==> flow/design.v <==
module HandwashSensor(
    input clk,
    input reset,
    input acceptLeftHandDistance,
    input [15:0] leftHandDistance,
    input acceptLeftHandGain,
    input [7:0] leftHandGain,
    input acceptRightHandDistance,
    input [15:0] rightHandDistance,
    input acceptRightHandGain,
    input [7:0] rightHandGain,
    output waterOn
);
reg [15:0] leftHandDistanceHeld;
 always@(posedge clk)  begin
     if(reset)
         leftHandDistanceHeld <= 0;
     else if(acceptLeftHandDistance)
         leftHandDistanceHeld <= leftHandDistance;
     else
         leftHandDistanceHeld <= leftHandDistanceHeld;
 end
reg [7:0] leftHandGainHeld;
 always@(posedge clk)  begin
     if(reset)
         leftHandGainHeld <= 0;
     else if(acceptLeftHandGain)
         leftHandGainHeld <= leftHandGain;
     else
         leftHandGainHeld <= leftHandGainHeld;
 end
reg [15:0] rightHandDistanceHeld;
 always@(posedge clk)  begin
     if(reset)
         rightHandDistanceHeld <= 0;
     else if(acceptRightHandDistance)
         rightHandDistanceHeld <= rightHandDistance;
     else
         rightHandDistanceHeld <= rightHandDistanceHeld;
 end
reg [7:0] rightHandGainHeld;
 always@(posedge clk)  begin
     if(reset)
         rightHandGainHeld <= 0;
     else if(acceptRightHandGain)
         rightHandGainHeld <= rightHandGain;
     else
         rightHandGainHeld <= rightHandGainHeld;
 end
wire [15:0] leftHand;
 wire [23:0] leftHandDistanceHeld_Mult_leftHandGainHeld;
 DSP48_AxB dsp_leftHandDistanceHeld_Mult_leftHandGainHeld(
     .CLK(clk),
     .A({ {9{1'b0}}, leftHandDistanceHeld}),
     .B({ {10{1'b0}}, leftHandGainHeld}),
     .P(leftHandDistanceHeld_Mult_leftHandGainHeld)
 );
 reg [16:0] leftHandDistanceHeld_Mult_leftHandGainHeld_ShiftR_7;
 always@(posedge clk) begin
     if(reset)
         leftHandDistanceHeld_Mult_leftHandGainHeld_ShiftR_7 <= 0;
     else
         leftHandDistanceHeld_Mult_leftHandGainHeld_ShiftR_7 <= leftHandDistanceHeld_Mult_leftHandGainHeld >> 7;
 end
 assign leftHand = leftHandDistanceHeld_Mult_leftHandGainHeld_ShiftR_7;
wire [15:0] rightHand;
 wire [23:0] rightHandDistanceHeld_Mult_rightHandGainHeld;
 DSP48_AxB dsp_rightHandDistanceHeld_Mult_rightHandGainHeld(
     .CLK(clk),
     .A({ {9{1'b0}}, rightHandDistanceHeld}),
     .B({ {10{1'b0}}, rightHandGainHeld}),
     .P(rightHandDistanceHeld_Mult_rightHandGainHeld)
 );
 reg [16:0] rightHandDistanceHeld_Mult_rightHandGainHeld_ShiftR_7;
 always@(posedge clk) begin
     if(reset)
         rightHandDistanceHeld_Mult_rightHandGainHeld_ShiftR_7 <= 0;
     else
         rightHandDistanceHeld_Mult_rightHandGainHeld_ShiftR_7 <= rightHandDistanceHeld_Mult_rightHandGainHeld >> 7;
 end
 assign rightHand = rightHandDistanceHeld_Mult_rightHandGainHeld_ShiftR_7;
parameter threshold = 1500;
assign waterOn = leftHand != 0 && rightHand != 0 && (leftHand < threshold || rightHand < threshold);
endmodule
module DSP48_AxB
   (CLK,
    A,
    B,
    P);
  input CLK;
  input [24:0]A;
  input [17:0]B;
  output [42:0]P;
assign P = A*B;
endmodule
# Reports on HandwashSensor
# What the tools print for HandwashSensor, step after step.
# Line numbers count from 1 in the design file above.
# A cell with - has no value.
[inputs] top="HandwashSensor" clock_port="clk" cell_library="sky130hd" lib_corner="tt_025C_1v80"

# Word level
# Yosys after proc, flatten, opt, wreduce and memory -nomap, before mapping. Enables and synchronous resets that opt folds into registers are not counted as muxes. Memory bits, and registers merged into a memory's read port (data or address), are not among the register bits. Print and check cells are not counted. Equal cells are merged and count once.
[word_totals] reg_bits=80 out_inout_bits=1 wordCells=15
[classes] n_mul=2 cmp=2 reduce_and_logical=5
[ops] op="multiplier 16 x 8 -> 23 bit" count=2
[ops] op="< comparator 16 x 11 -> 1 bit with constant B" count=2
[ops] op="nonzero test 16 bit" count=2
[ops] op="logical AND 1 bit" count=2
[ops] op="logical OR 1 bit" count=1

# Longest topological paths
# Depth = most cells in a row (Yosys ltp): at word level without a register or memory, in the mapped netlist without a sequential cell, where the memories' decode and read muxes count.
[depth] ltp_word=3 ABC_AREA=0 depth_mapped=19

# Synthesis result
# Source: synth_stat.txt of the flow (Yosys; design flattened, memories mapped). It holds for the ABC_AREA given above (unset counts as 0); a run with the other value may have another netlist.
# The area totals of this step are shown rounded.
[types] cell_type="sky130_fd_sc_hd__fa_1" count=164 type_area_um2=3.28E+03
[types] cell_type="sky130_fd_sc_hd__dfxtp_1" count=80 type_area_um2=1.6E+03
[types] cell_type="sky130_fd_sc_hd__and2_1" count=169 type_area_um2=1.06E+03
[types] cell_type="sky130_fd_sc_hd__ha_1" count=78 type_area_um2=975.936
[types] cell_type="sky130_fd_sc_hd__inv_1" count=189 type_area_um2=709.43
[types] cell_type="sky130_fd_sc_hd__mux2i_1" count=48 type_area_um2=480.461
[types] cell_type="sky130_fd_sc_hd__nand2_1" count=105 type_area_um2=394.128
[types] cell_type="sky130_fd_sc_hd__nor2_1" count=93 type_area_um2=349.085
[types] cell_type="sky130_fd_sc_hd__xnor2_1" count=19 type_area_um2=166.41
[types] cell_type="sky130_fd_sc_hd__a21oi_1" count=30 type_area_um2=150.144
[types] cell_type="sky130_fd_sc_hd__clkbuf_1" count=31 type_area_um2=116.362
[types] cell_type="sky130_fd_sc_hd__xor2_1" count=12 type_area_um2=105.101
[types] cell_type="sky130_fd_sc_hd__o21ai_0" count=18 type_area_um2=90.086
[types] cell_type="sky130_fd_sc_hd__a21o_1" count=9 type_area_um2=67.565
[types] cell_type="sky130_fd_sc_hd__nand3_1" count=9 type_area_um2=45.043
[types] cell_type="sky130_fd_sc_hd__o21bai_1" count=6 type_area_um2=45.043
[types] cell_type="sky130_fd_sc_hd__nor2b_1" count=7 type_area_um2=43.792
[types] cell_type="sky130_fd_sc_hd__and3_1" count=6 type_area_um2=37.536
# Other cell types: 35; their cells: 66.
[synth_totals] cells=1139 area_um2=10200 flip_flops=80
# The figures by module come from a second, unflattened synthesis with its own total; it is not the netlist above.
[unflattened] cells_unflattened=3616 area_unflattened_um2=31500
# Each row is one instance without its submodules.
[by_module] mod="DSP48_AxB" n_inst=2 cells=1684 mod_area_um2=14400
[by_module] mod="HandwashSensor" n_inst=1 cells=248 mod_area_um2=2690

# Timing after synthesis
# OpenSTA on the mapped netlist: ideal clock, no wires. The path of least setup slack (recovery checks aside). Input and output delay are each 20% of the period. Register names are those of the netlist, which keeps one name where synthesis merged equal registers.
[synth_timing] path_kind="register to register" from="register leftHandGainHeld[2]" to="register leftHandDistanceHeld_Mult_leftHandGainHeld_ShiftR_7[14]" clock_period_ps=7000 setup_ps=121 arrival_ps=4638 slack_ps=2242 path_delay_ps=4759 stages=18 n_path_buf=1 period_less_setup_slack_ps=4758
# "path_delay_ps" = arrival - input delay + setup time.
# "stages": output pins that drive a net of the path, with the launching flip-flop's if there is one; two outputs of one cell count as two.
# "period_less_setup_slack_ps" = period - worst setup slack (recovery checks aside). The figure is calculated, with input and output delays left at 20% of the set period.
# Between the ends stands the longest chain of elaborated cells between them, by number of cells; it is not shown to be the way that was timed. Of several equally long chains one is given.
# Each line given opens the expression or statement behind the cell; cells for indexed reads and writes are added by Yosys, which also makes memories of some case tables.
# A register here has more assigning lines than the two given.
[synth_between] path_cell_list="sky130_fd_sc_hd__dfxtp_1 sky130_fd_sc_hd__clkbuf_1 sky130_fd_sc_hd__nand2_1 sky130_fd_sc_hd__fa_1 sky130_fd_sc_hd__fa_1 sky130_fd_sc_hd__inv_1 sky130_fd_sc_hd__fa_1 sky130_fd_sc_hd__inv_1 sky130_fd_sc_hd__fa_1 sky130_fd_sc_hd__inv_1 sky130_fd_sc_hd__ha_1 sky130_fd_sc_hd__a21oi_1 sky130_fd_sc_hd__o21ai_0 sky130_fd_sc_hd__a221oi_4 sky130_fd_sc_hd__o21bai_1 sky130_fd_sc_hd__a41o_1 sky130_fd_sc_hd__a21oi_1 sky130_fd_sc_hd__mux2_2" elab_chain_cells=1
[synth_lines] element="start: declaration" line=23 source="reg [7:0] leftHandGainHeld;"
[synth_lines] element="start: assignment" line=28 source="leftHandGainHeld <= leftHandGain;"
[synth_lines] element="start: assignment" line=30 source="leftHandGainHeld <= leftHandGainHeld;"
[synth_lines] element="multiplier 16 x 8 -> 23 bit" line=94 source="assign P = A*B;"
[synth_lines] element="end: assignment" line=61 source="leftHandDistanceHeld_Mult_leftHandGainHeld_ShiftR_7 <= 0;"
[synth_lines] element="end: assignment" line=63 source="leftHandDistanceHeld_Mult_leftHandGainHeld_ShiftR_7 <= leftHandDistanceHeld_Mult_leftHandGainHeld >> 7;"
[synth_lines] element="end: declaration" line=58 source="reg [16:0] leftHandDistanceHeld_Mult_leftHandGainHeld_ShiftR_7;"

# Path in the finished layout
# Path of least setup slack in the final report of run 1 (OpenROAD, finished layout, wires in). Where an end is a register, its clock arrival counts in the times.
# The report prints the path's times to 10 ps; the period is as set.
[layout_timing] path_kind="register to register" from="register leftHandGainHeld[3]" to="register leftHandDistanceHeld_Mult_leftHandGainHeld_ShiftR_7[14]" clock_period_ps=5460 setup_ps=110 arrival_ps=5420 slack_ps=280 stages=17 n_path_buf=0
# Between the ends stands the longest chain of elaborated cells between them, by number of cells; it is not shown to be the way that was timed. Of several equally long chains one is given.
# A register here has more assigning lines than the two given.
[layout_between] path_cell_list="sky130_fd_sc_hd__dfxtp_1 sky130_fd_sc_hd__nand2_1 sky130_fd_sc_hd__fa_1 sky130_fd_sc_hd__fa_1 sky130_fd_sc_hd__inv_1 sky130_fd_sc_hd__fa_1 sky130_fd_sc_hd__inv_1 sky130_fd_sc_hd__fa_1 sky130_fd_sc_hd__inv_1 sky130_fd_sc_hd__ha_1 sky130_fd_sc_hd__a21oi_1 sky130_fd_sc_hd__o21ai_0 sky130_fd_sc_hd__a221oi_4 sky130_fd_sc_hd__o21bai_1 sky130_fd_sc_hd__a41o_1 sky130_fd_sc_hd__a21oi_1 sky130_fd_sc_hd__mux2_2" elab_chain_cells=1
[layout_lines] element="start: declaration" line=23 source="reg [7:0] leftHandGainHeld;"
[layout_lines] element="start: assignment" line=28 source="leftHandGainHeld <= leftHandGain;"
[layout_lines] element="start: assignment" line=30 source="leftHandGainHeld <= leftHandGainHeld;"
[layout_lines] element="multiplier 16 x 8 -> 23 bit" line=94 source="assign P = A*B;"
[layout_lines] element="end: assignment" line=61 source="leftHandDistanceHeld_Mult_leftHandGainHeld_ShiftR_7 <= 0;"
[layout_lines] element="end: assignment" line=63 source="leftHandDistanceHeld_Mult_leftHandGainHeld_ShiftR_7 <= leftHandDistanceHeld_Mult_leftHandGainHeld >> 7;"
[layout_lines] element="end: declaration" line=58 source="reg [16:0] leftHandDistanceHeld_Mult_leftHandGainHeld_ShiftR_7;"

FLOW RESULTS
============

HandwashSensor through Yosys and OpenROAD on sky130hd: 2 stored runs, unordered, with their settings and measured results. The constraints put input and output delay at 20% of the set period each and load the outputs with 0.01 pF.
The measured numbers are rounded.

[flow] run 1: files
==> flow/run.sh <==
#!/bin/bash
# the make line also repeats the synthesis and layout settings of config.mk as NAME=value (left out here)
make -C /OpenROAD-flow-scripts/flow DESIGN_CONFIG=/design/flow/config.mk WORK_HOME=/design/flow/orfs CLKGATE_MAP_FILE= finish
==> flow/config.mk <==
export PLATFORM = sky130hd
export DESIGN_NAME = HandwashSensor
export DESIGN_NICKNAME = HandwashSensor
export VERILOG_FILES = /design/flow/design.v
export SDC_FILE = /design/flow/constraint.sdc
export NUM_CORES = 4
export LEC_CHECK = 0
export CAP_MARGIN = 35
export CORE_ASPECT_RATIO = 0.76
export CORE_MARGIN = 2
export CORE_UTILIZATION = 35
export CTS_CLUSTER_SIZE = 78
export GPL_ROUTABILITY_DRIVEN = 0
export GPL_TIMING_DRIVEN = 1
export MAX_ROUTING_LAYER = met5
export PLACE_DENSITY_LB_ADDON = 0.08
export SETUP_SLACK_MARGIN = -0.35
export SLEW_MARGIN = 0
export TNS_END_PERCENT = 20
==> flow/constraint.sdc <==
create_clock -name core_clock -period 5.46 [get_ports {clk}]
set_input_delay 1.0920 -clock core_clock [delete_from_list [all_inputs] [get_ports {clk}]]
set_output_delay 1.0920 -clock core_clock [all_outputs]
set_load 0.01 [all_outputs]

[flow] run 1: metrics
[metrics] worst_setup_slack_ps = 278
[metrics] finish.utilization_pct = 40.3
[metrics] synth_chip_area_um2 = 10200
[metrics] timing.setup.tns_ps = 0
[metrics] die_area_um2 = 30700

[flow] run 2: files
==> flow/run.sh <==
#!/bin/bash
# the make line also repeats the synthesis and layout settings of config.mk as NAME=value (left out here)
make -C /OpenROAD-flow-scripts/flow DESIGN_CONFIG=/design/flow/config.mk WORK_HOME=/design/flow/orfs CLKGATE_MAP_FILE= finish
==> flow/config.mk <==
export PLATFORM = sky130hd
export DESIGN_NAME = HandwashSensor
export DESIGN_NICKNAME = HandwashSensor
export VERILOG_FILES = /design/flow/design.v
export SDC_FILE = /design/flow/constraint.sdc
export NUM_CORES = 4
export LEC_CHECK = 0
export CAP_MARGIN = 20
export CORE_MARGIN = 2
export CORE_UTILIZATION = 40
export SETUP_SLACK_MARGIN = 1.35
export SLEW_MARGIN = 20
==> flow/constraint.sdc <==
create_clock -name core_clock -period 5.18 [get_ports {clk}]
set_input_delay 1.0360 -clock core_clock [delete_from_list [all_inputs] [get_ports {clk}]]
set_output_delay 1.0360 -clock core_clock [all_outputs]
set_load 0.01 [all_outputs]

[flow] run 2: metrics
[metrics] timing.setup.tns_ps = 0
[metrics] finish.utilization_pct = 51.0
[metrics] worst_setup_slack_ps = 743
[metrics] die_area_um2 = 26900
[metrics] synth_chip_area_um2 = 10200
